==> flow/design.v <==
module FAdd(
    input rst,
    input clk,
    input  [31:0]               a,
    input  [31:0]               b,
    output reg [31:0]           c,
    output reg [2:0]           state
);
    parameter NAN = 32'b01111111100000000000000000000001;  
    parameter ZERO = 32'b0;  
    wire a_s = a[31];
    wire b_s = b[31];
    wire [7:0] a_e = a[30:23];
    wire [7:0] b_e = b[30:23];
    wire [22:0] a_m = a[22:0];
    wire [22:0] b_m = b[22:0];
    wire a_e_max = a_e == 8'b11111111;
    wire b_e_max = b_e == 8'b11111111;
    wire a_e_min = a_e == 8'b0;
    wire b_e_min = b_e == 8'b0;
    wire a_m_min = a_m == 23'b0;
    wire b_m_min = b_m == 23'b0;
    wire a_inf = a_e_max & a_m_min;
    wire b_inf = b_e_max & b_m_min;
    wire a_nan = a_e_max & ~a_m_min;
    wire b_nan = b_e_max & ~b_m_min;
    wire a_zero = a_e_min & a_m_min;
    wire b_zero = b_e_min & b_m_min;
    wire a_denorm = a_e_min & ~a_m_min;
    wire b_denorm = b_e_min & ~b_m_min;
    wire inverse = (a_s ^ b_s) & (a_e == b_e) & (a_m == b_m);
    wire special_case = a_nan | b_nan | a_inf | b_inf | a_zero | b_zero | inverse;
    wire [31:0] special_output = (a_nan | b_nan) ? NAN :
    a_inf ? ((b_inf & (a_s ^ b_s)) ? NAN : a) :
    b_inf ? b :
    a_zero ? ((b_zero & (a_s ^ b_s) ? ZERO : b)) :
    b_zero ? a :
    inverse ? ZERO : 32'hffffffff;
    reg a_sign;
    reg b_sign;
    reg [26:0] a_add;
    reg [26:0] b_add;
    reg [7:0] a_exp;
    reg [7:0] b_exp;
    parameter READ = 3'd0,
    ALIGN = 3'd1,
    ADD = 3'd2,
    NORM = 3'd3,
    DENORM = 3'd4,
    ROUND = 3'd5,
    PACK = 3'd6,
    OUTPUT = 3'd7;
    reg c_sign;
    reg[27:0] c_add;
    reg[7:0] c_exp;
always @(posedge clk) begin
if (!rst) begin
    state <= READ;
end
else begin
case (state)
READ: begin
    a_sign <= a_s;
    b_sign <= b_s;
    a_add <= {~a_denorm, a_m, 3'b0};
    b_add <= {~b_denorm, b_m, 3'b0};
    a_exp <= a_denorm ? 8'b1 : a_e;
    b_exp <= b_denorm ? 8'b1 : b_e;
    c <= special_output;
    state <= special_case ? OUTPUT : ALIGN;
end
ALIGN: begin
    if (a_exp > b_exp) begin
        b_exp <= b_exp + 1;
        b_add <= b_add >> 1;
        b_add[0] <= b_add[0] | b_add[1];  
    end else if (a_exp < b_exp) begin
        a_exp <= a_exp + 1;
        a_add <= a_add >> 1;
        a_add[0] <= a_add[0] | a_add[1];
    end else begin
        state <= ADD;
    end
end
ADD: begin
    c_exp <= a_exp;
    if (a_sign == b_sign) begin
        c_add <= a_add + b_add;
        c_sign <= a_sign;
    end else if (a_add > b_add) begin
        c_add <= a_add - b_add;
        c_sign <= a_sign;
    end else begin
        c_add <= b_add - a_add;
        c_sign <= b_sign;
    end
    state <= NORM;
end
NORM: begin
    if (c_add[27]) begin  
        c_exp <= c_exp + 1;
        c_add <= c_add >> 1;
        c_add[0] <= c_add[0] | c_add[1];
    end else if (~c_add[26] & c_exp != 8'b0) begin  
        c_exp <= c_exp - 1;
        c_add <= c_add << 1;
    end else begin
        state <= DENORM;
    end
end
DENORM: begin
    if (c_exp == 8'b0) begin  
        c_exp <= c_exp + 1;
        c_add <= c_add >> 1;
        c_add[0] <= c_add[0] | c_add[1];
    end
    state <= ROUND;
end
ROUND: begin
    if (c_add[2] & (c_add[1] | c_add[0] | c_add[3])) begin
        c_add <= c_add + 4'b1000;
    end
    state <= PACK;
end
PACK: begin
    c[31] <= c_sign;
    c[22:0] <= c_add[25:3];
    if (c_exp == 8'b11111111) begin  
        c[30:0] <= {8'b11111111, 23'b0};
    end else if (c_add[27]) begin  
        c[30:23] <= c_exp + 1;
    end else if (~c_add[26]) begin  
        c[30:23] <= c_exp - 1;
    end else begin
        c[30:23] <= c_exp;
    end
    state <= OUTPUT;
end
OUTPUT: begin
end
endcase
end
end
endmodule
# From RTL to reports: FAdd
# Module FAdd before and after one edit of its RTL, step after step.
# Lines under "before" count in the file above, lines under "after" in the edited file.
# "change": "after" minus "before" as printed here. "change_rel_pct": 100 x difference / "before".
# Cell names lack the library's common part.
# Not given: -
# setup
top_module	FAdd
clock_port	clk
lib	sky130hd
corner	tt_025C_1v80

# Edit of the RTL
# Unified diff, file above to edited file.
# This change comes from a script, not from a designer. The edited design behaves differently; no optimisation was intended.
# begin of diff
@@ -40,5 +40,5 @@
     reg b_sign;
     reg [26:0] a_add;
-    reg [26:0] b_add;
+    reg [25:0] b_add;
     reg [7:0] a_exp;
     reg [7:0] b_exp;
# end of diff

# Word level
# Counts by Yosys on the flattened word-level netlist (proc, flatten, opt, wreduce; memories kept). Register bits leave out memories and registers merged into their read ports (data or address). Print and check cells are left out. Cells with the same type and inputs are merged into one.
# bits
item	before	after	change	change_rel_pct
elab_cells	153	152	-1	-0.65
out_inout_bits	35	35	0	0.00
register_bits	144	143	-1	-0.69
in_bits	66	66	0	0.00
# op_classes
item	before	after	change	change_rel_pct
mux	58	58	0	0.00
n_eq	21	21	0	0.00
addsub	8	8	0	0.00
bitwise	30	29	-1	-3.33
n_cmp	3	3	0	0.00
n_reduce_logical	21	21	0	0.00
# ops
op	before	after	change	change_rel_pct
27-bit by 27-bit subtractor with 28-bit output	2	0	-2	-100.00
1-bit NOT	5	4	-1	-20.00
26-bit 2-to-1 mux	3	2	-1	-33.33
26-bit case mux with 2-bit select	2	1	-1	-50.00
27-bit by 27-bit adder with 28-bit output	1	0	-1	-100.00
27-bit > comparator	1	0	-1	-100.00
27-bit by 26-bit adder with 28-bit output	0	1	1	-
27-bit by 26-bit > comparator with 1-bit output	0	1	1	-
25-bit 2-to-1 mux	0	1	1	-
25-bit case mux with 2-bit select	0	1	1	-
26-bit by 27-bit subtractor with 28-bit output	0	1	1	-
27-bit by 26-bit subtractor with 28-bit output	0	1	1	-
1-bit AND	14	14	0	0.00
1-bit 2-to-1 mux	11	11	0	0.00
8-bit 2-to-1 mux	11	11	0	0.00
1-bit OR	10	10	0	0.00
32-bit 2-to-1 mux	8	8	0	0.00
2-bit inequality test (second input constant)	8	8	0	0.00
27-bit 2-to-1 mux	6	6	0	0.00
3-bit 2-to-1 mux	5	5	0	0.00
8-bit by 1-bit adder with 8-bit output (second input constant)	3	3	0	0.00
3-bit equality test (second input constant)	3	3	0	0.00
8-bit equality test (second input constant)	3	3	0	0.00
8-bit zero test	3	3	0	0.00
1-bit case mux with 2-bit select	3	3	0	0.00
8-bit case mux with 2-bit select	3	3	0	0.00
2-bit AND reduction	3	3	0	0.00
4-bit AND reduction	3	3	0	0.00
# Not every row of either side is listed.

# Depth
# Longest topological path by Yosys (ltp), each cell counted once; first at word level (registers and memories cut), then after technology mapping (sequential cells cut; the memories' decode and read muxes count).
# logic_depth
item	before	after	change	change_rel_pct
word_depth	11	11	0	0.00
ABC_AREA	0	0	-	-
ltp_mapped	15	14	-1	-6.67
ltp_nobuf	12	12	0	0.00

# Synthesis result
# Yosys stat after the flow's synthesis: flattened, memories mapped to cells. It holds for the ABC_AREA given above (unset counts as 0); a run with the other value may have another netlist.
# types
type	before	after	change	change_rel_pct
nand2_1	170	117	-53	-31.18
mux2_2	4	53	49	1225.00
nor2_1	124	150	26	20.97
a21oi_1	92	118	26	28.26
o21ai_0	131	110	-21	-16.03
o21ai_1	16	2	-14	-87.50
nand3_1	46	33	-13	-28.26
a21o_1	26	16	-10	-38.46
o31ai_1	15	6	-9	-60.00
clkbuf_1	75	83	8	10.67
or3_1	13	5	-8	-61.54
a222oi_1	19	12	-7	-36.84
a211oi_1	7	14	7	100.00
a22oi_1	6	13	7	116.67
nor3_1	37	31	-6	-16.22
a22o_1	29	23	-6	-20.69
nand4_1	22	28	6	27.27
a32oi_1	8	14	6	75.00
# Not every row of either side is listed.
# synth_totals
item	before	after	change	change_rel_pct
flip_flops	144	143	-1	-0.69
seq_area_um2	4294.1	4264.1	-30.0	-0.70
cell_count	1542	1525	-17	-1.10
mapped_area_um2	13037.5	13115.1	77.6	0.60
n_buf	92	95	3	3.26

# Timing after synthesis
# Source: OpenSTA report_checks on the synthesized netlist (no wires, ideal clock, input and output delay 20% of the period each), path of least setup slack; recovery checks are left aside. Register names are those of the netlist, which keeps one name where synthesis merged equal registers.
# synth_path
item	before	after	change	change_rel_pct
path_kind	input -> register	input -> register	-	-
from	input port rst	input port rst	-	-
to	register c[0]	register a_add[0]	-	-
setup_ns	0.461	0.439	-0.022	-
path_delay_ns	2.744	2.266	-0.478	-17.42
t_arrival_ns	4.283	3.827	-0.456	-10.65
period_ns	10.0	10.0	0.0	0.00
required_time_ns	9.539	9.561	0.022	0.23
slack_ns	5.256	5.734	0.478	-
path_buffers	0	0	0	-
in_delay_ns	2.000	2.000	0.000	0.00
launch_ns	2.000	2.000	0.000	0.00
path_stages	2	2	0	0.00
period_less_setup_slack_ns	4.744	4.266	-0.478	-10.08
# "path_delay_ns" is the arrival time less input delay plus setup time.
# "path_stages": output pins that drive a net of the path, with the launching flip-flop's if there is one; two outputs of one cell count as two.
# "period_less_setup_slack_ns" = period - worst setup slack (recovery checks aside). The figure is calculated, with input and output delays left at 20% of the set period.
# The rows between start and end are the longest chain of elaborated cells between them; the timing report does not say that the signal goes this way. Where chains are equally long, one stands for them.
# A line is the first line of the expression or statement that the cell stems from. Yosys adds cells for indexed reads and writes and turns some case tables into memories.
# At most two assigning lines are given for a register; there are more.
# synth_via_before
cell_sequence	nand2b_1 -> nor3_1
elab_chain_len	1
cells_between	1
lines_between	0
cone_classes	1 x reduce/logical
# synth_lines_before
item	line	rtl
from (decl)	2	input rst,
2-bit AND reduction	-
to (assign)	69	c <= special_output;
to (assign)	127	c[22:0] <= c_add[25:3];
to (decl)	6	output reg [31:0]           c,
# synth_via_after
cell_sequence	nand2_1 -> a21oi_1
elab_chain_len	1
cells_between	1
lines_between	0
cone_classes	1 x reduce/logical
# synth_lines_after
item	line	rtl
from (decl)	2	input rst,
4-bit AND reduction	-
to (assign)	65	a_add <= {~a_denorm, a_m, 3'b0};
to (assign)	79	a_add <= a_add >> 1;
to (decl)	41	reg [26:0] a_add;

# Timing after layout
# From the final timing report of each run of pair A: the path of least setup slack in the routed layout; clock arrival at registers is part of the times.
# layout_path
item	before	after	change	change_rel_pct
path_kind	input -> register	input -> register	-	-
from	input port b[17]	input port b[27]	-	-
to	register c[5]	register c[8]	-	-
slack_ns	4.73	4.44	-0.29	-
in_delay_ns	2.00	2.00	0.00	0.00
launch_ns	2.00	2.00	0.00	0.00
t_arrival_ns	5.60	5.88	0.28	5.00
period_ns	10.0	10.0	0.0	0.00
required_time_ns	10.33	10.32	-0.01	-0.10
path_stages	8	8	0	0.00
path_buffers	1	1	0	0.00
setup_ns	0.13	0.13	0.00	-
# The rows between start and end are the longest chain of elaborated cells between them; the timing report does not say that the signal goes this way. Where chains are equally long, one stands for them.
# At most two assigning lines are given for a register; there are more.
# layout_via_before
cell_sequence	clkdlybuf4s50_1 -> nor4_1 -> nand4_1 -> or3_2 -> a221oi_2 -> nor2_2 -> o21ai_0 -> a22o_1
elab_chain_len	9
cells_between	19
cone_classes	1 x eq/ne; 9 x mux; 8 x logic; 1 x reduce/logical
# layout_lines_before
item	line	rtl
from (decl)	5	input  [31:0]               b,
23-bit equality test	31	wire inverse = (a_s ^ b_s) & (a_e == b_e) & (a_m == b_m);
1-bit AND	31
32-bit 2-to-1 mux	38	inverse ? ZERO : 32'hffffffff;
32-bit 2-to-1 mux	37	b_zero ? a :
32-bit 2-to-1 mux	36	a_zero ? ((b_zero & (a_s ^ b_s) ? ZERO : b)) :
32-bit 2-to-1 mux	35	b_inf ? b :
32-bit 2-to-1 mux	34	a_inf ? ((b_inf & (a_s ^ b_s)) ? NAN : a) :
32-bit 2-to-1 mux	33	wire [31:0] special_output = (a_nan | b_nan) ? NAN :
23-bit case mux with 2-bit select	61	case (state)
to (assign)	69	c <= special_output;
to (assign)	127	c[22:0] <= c_add[25:3];
to (decl)	6	output reg [31:0]           c,
# layout_via_after
cell_sequence	clkdlybuf4s50_1 -> or4_1 -> nor2_1 -> nand2_2 -> a21boi_0 -> nor2_2 -> o21ai_0 -> a22o_1
elab_chain_len	10
cells_between	20
cone_classes	2 x eq/ne; 9 x mux; 8 x logic; 1 x reduce/logical
# layout_lines_after
item	line	rtl
from (decl)	5	input  [31:0]               b,
8-bit equality test	31	wire inverse = (a_s ^ b_s) & (a_e == b_e) & (a_m == b_m);
1-bit AND (2 in a row)	31
32-bit 2-to-1 mux	38	inverse ? ZERO : 32'hffffffff;
32-bit 2-to-1 mux	37	b_zero ? a :
32-bit 2-to-1 mux	36	a_zero ? ((b_zero & (a_s ^ b_s) ? ZERO : b)) :
32-bit 2-to-1 mux	35	b_inf ? b :
32-bit 2-to-1 mux	34	a_inf ? ((b_inf & (a_s ^ b_s)) ? NAN : a) :
32-bit 2-to-1 mux	33	wire [31:0] special_output = (a_nan | b_nan) ? NAN :
23-bit case mux with 2-bit select	61	case (state)
to (assign)	69	c <= special_output;
to (assign)	127	c[22:0] <= c_add[25:3];
to (decl)	6	output reg [31:0]           c,

# Layout results
# Both versions went through the flow (Yosys, OpenROAD) with the same settings in each pair. Constraints: input delay and output delay 20% of the set period each, output load 0.01 pF.
# settings_pair_A
CORE_UTILIZATION	40
period_ns	10.0
CAP_MARGIN	20
CORE_MARGIN	2
SLEW_MARGIN	20
# measured_pair_A
item	before	after	change	change_rel_pct
finalCellArea_um2	14938.1	15089.5	151.4	1.01
timing.hold.ws_ns	0.596	0.568	-0.028	-
final_die_area_um2	34053.2	34252.8	199.6	0.59
utilization_pct	46.3	46.6	0.3	-
final_setup_tns_ns	0.000	0.000	0.000	-
ws_setup_ns	4.733	4.444	-0.289	-
power_total_w	0.002924	0.002476	-0.000448	-15.32
achieved_period_ns	5.267	5.556	0.289	5.49
synth_chip_area_um2	13037.5	13115.1	77.6	0.60
# settings_pair_B
ABC_AREA	0
CAP_MARGIN	20
CELL_PAD_IN_SITES_GLOBAL_PLACEMENT	0
CORE_ASPECT_RATIO	1.91
CORE_MARGIN	4
CORE_UTILIZATION	46
GPL_TIMING_DRIVEN	0
MAX_ROUTING_LAYER	met5
MIN_ROUTING_LAYER	met1
PLACE_DENSITY_LB_ADDON	0.04
SETUP_SLACK_MARGIN	-0.43
TNS_END_PERCENT	50
period_ns	5.99
SLEW_MARGIN	20
# measured_pair_B
item	before	after	change	change_rel_pct
finalCellArea_um2	15220.8	15259.6	38.8	0.25
timing.hold.ws_ns	0.651	0.625	-0.026	-
final_die_area_um2	31241.9	31419.0	177.1	0.57
utilization_pct	54.2	54.1	-0.1	-
final_setup_tns_ns	0.000	0.000	0.000	-
ws_setup_ns	0.814	1.187	0.373	-
power_total_w	0.005178	0.004258	-0.000920	-17.77
achieved_period_ns	5.176	4.803	-0.373	-7.21
synth_chip_area_um2	13037.5	13115.1	77.6	0.60
# "achieved_period_ns" means the clock period less the worst setup slack. The figure is calculated, with input and output delays left at 20% of the set period.
# "power_total_w" is the tool's figure for a default switching activity; nothing was simulated.
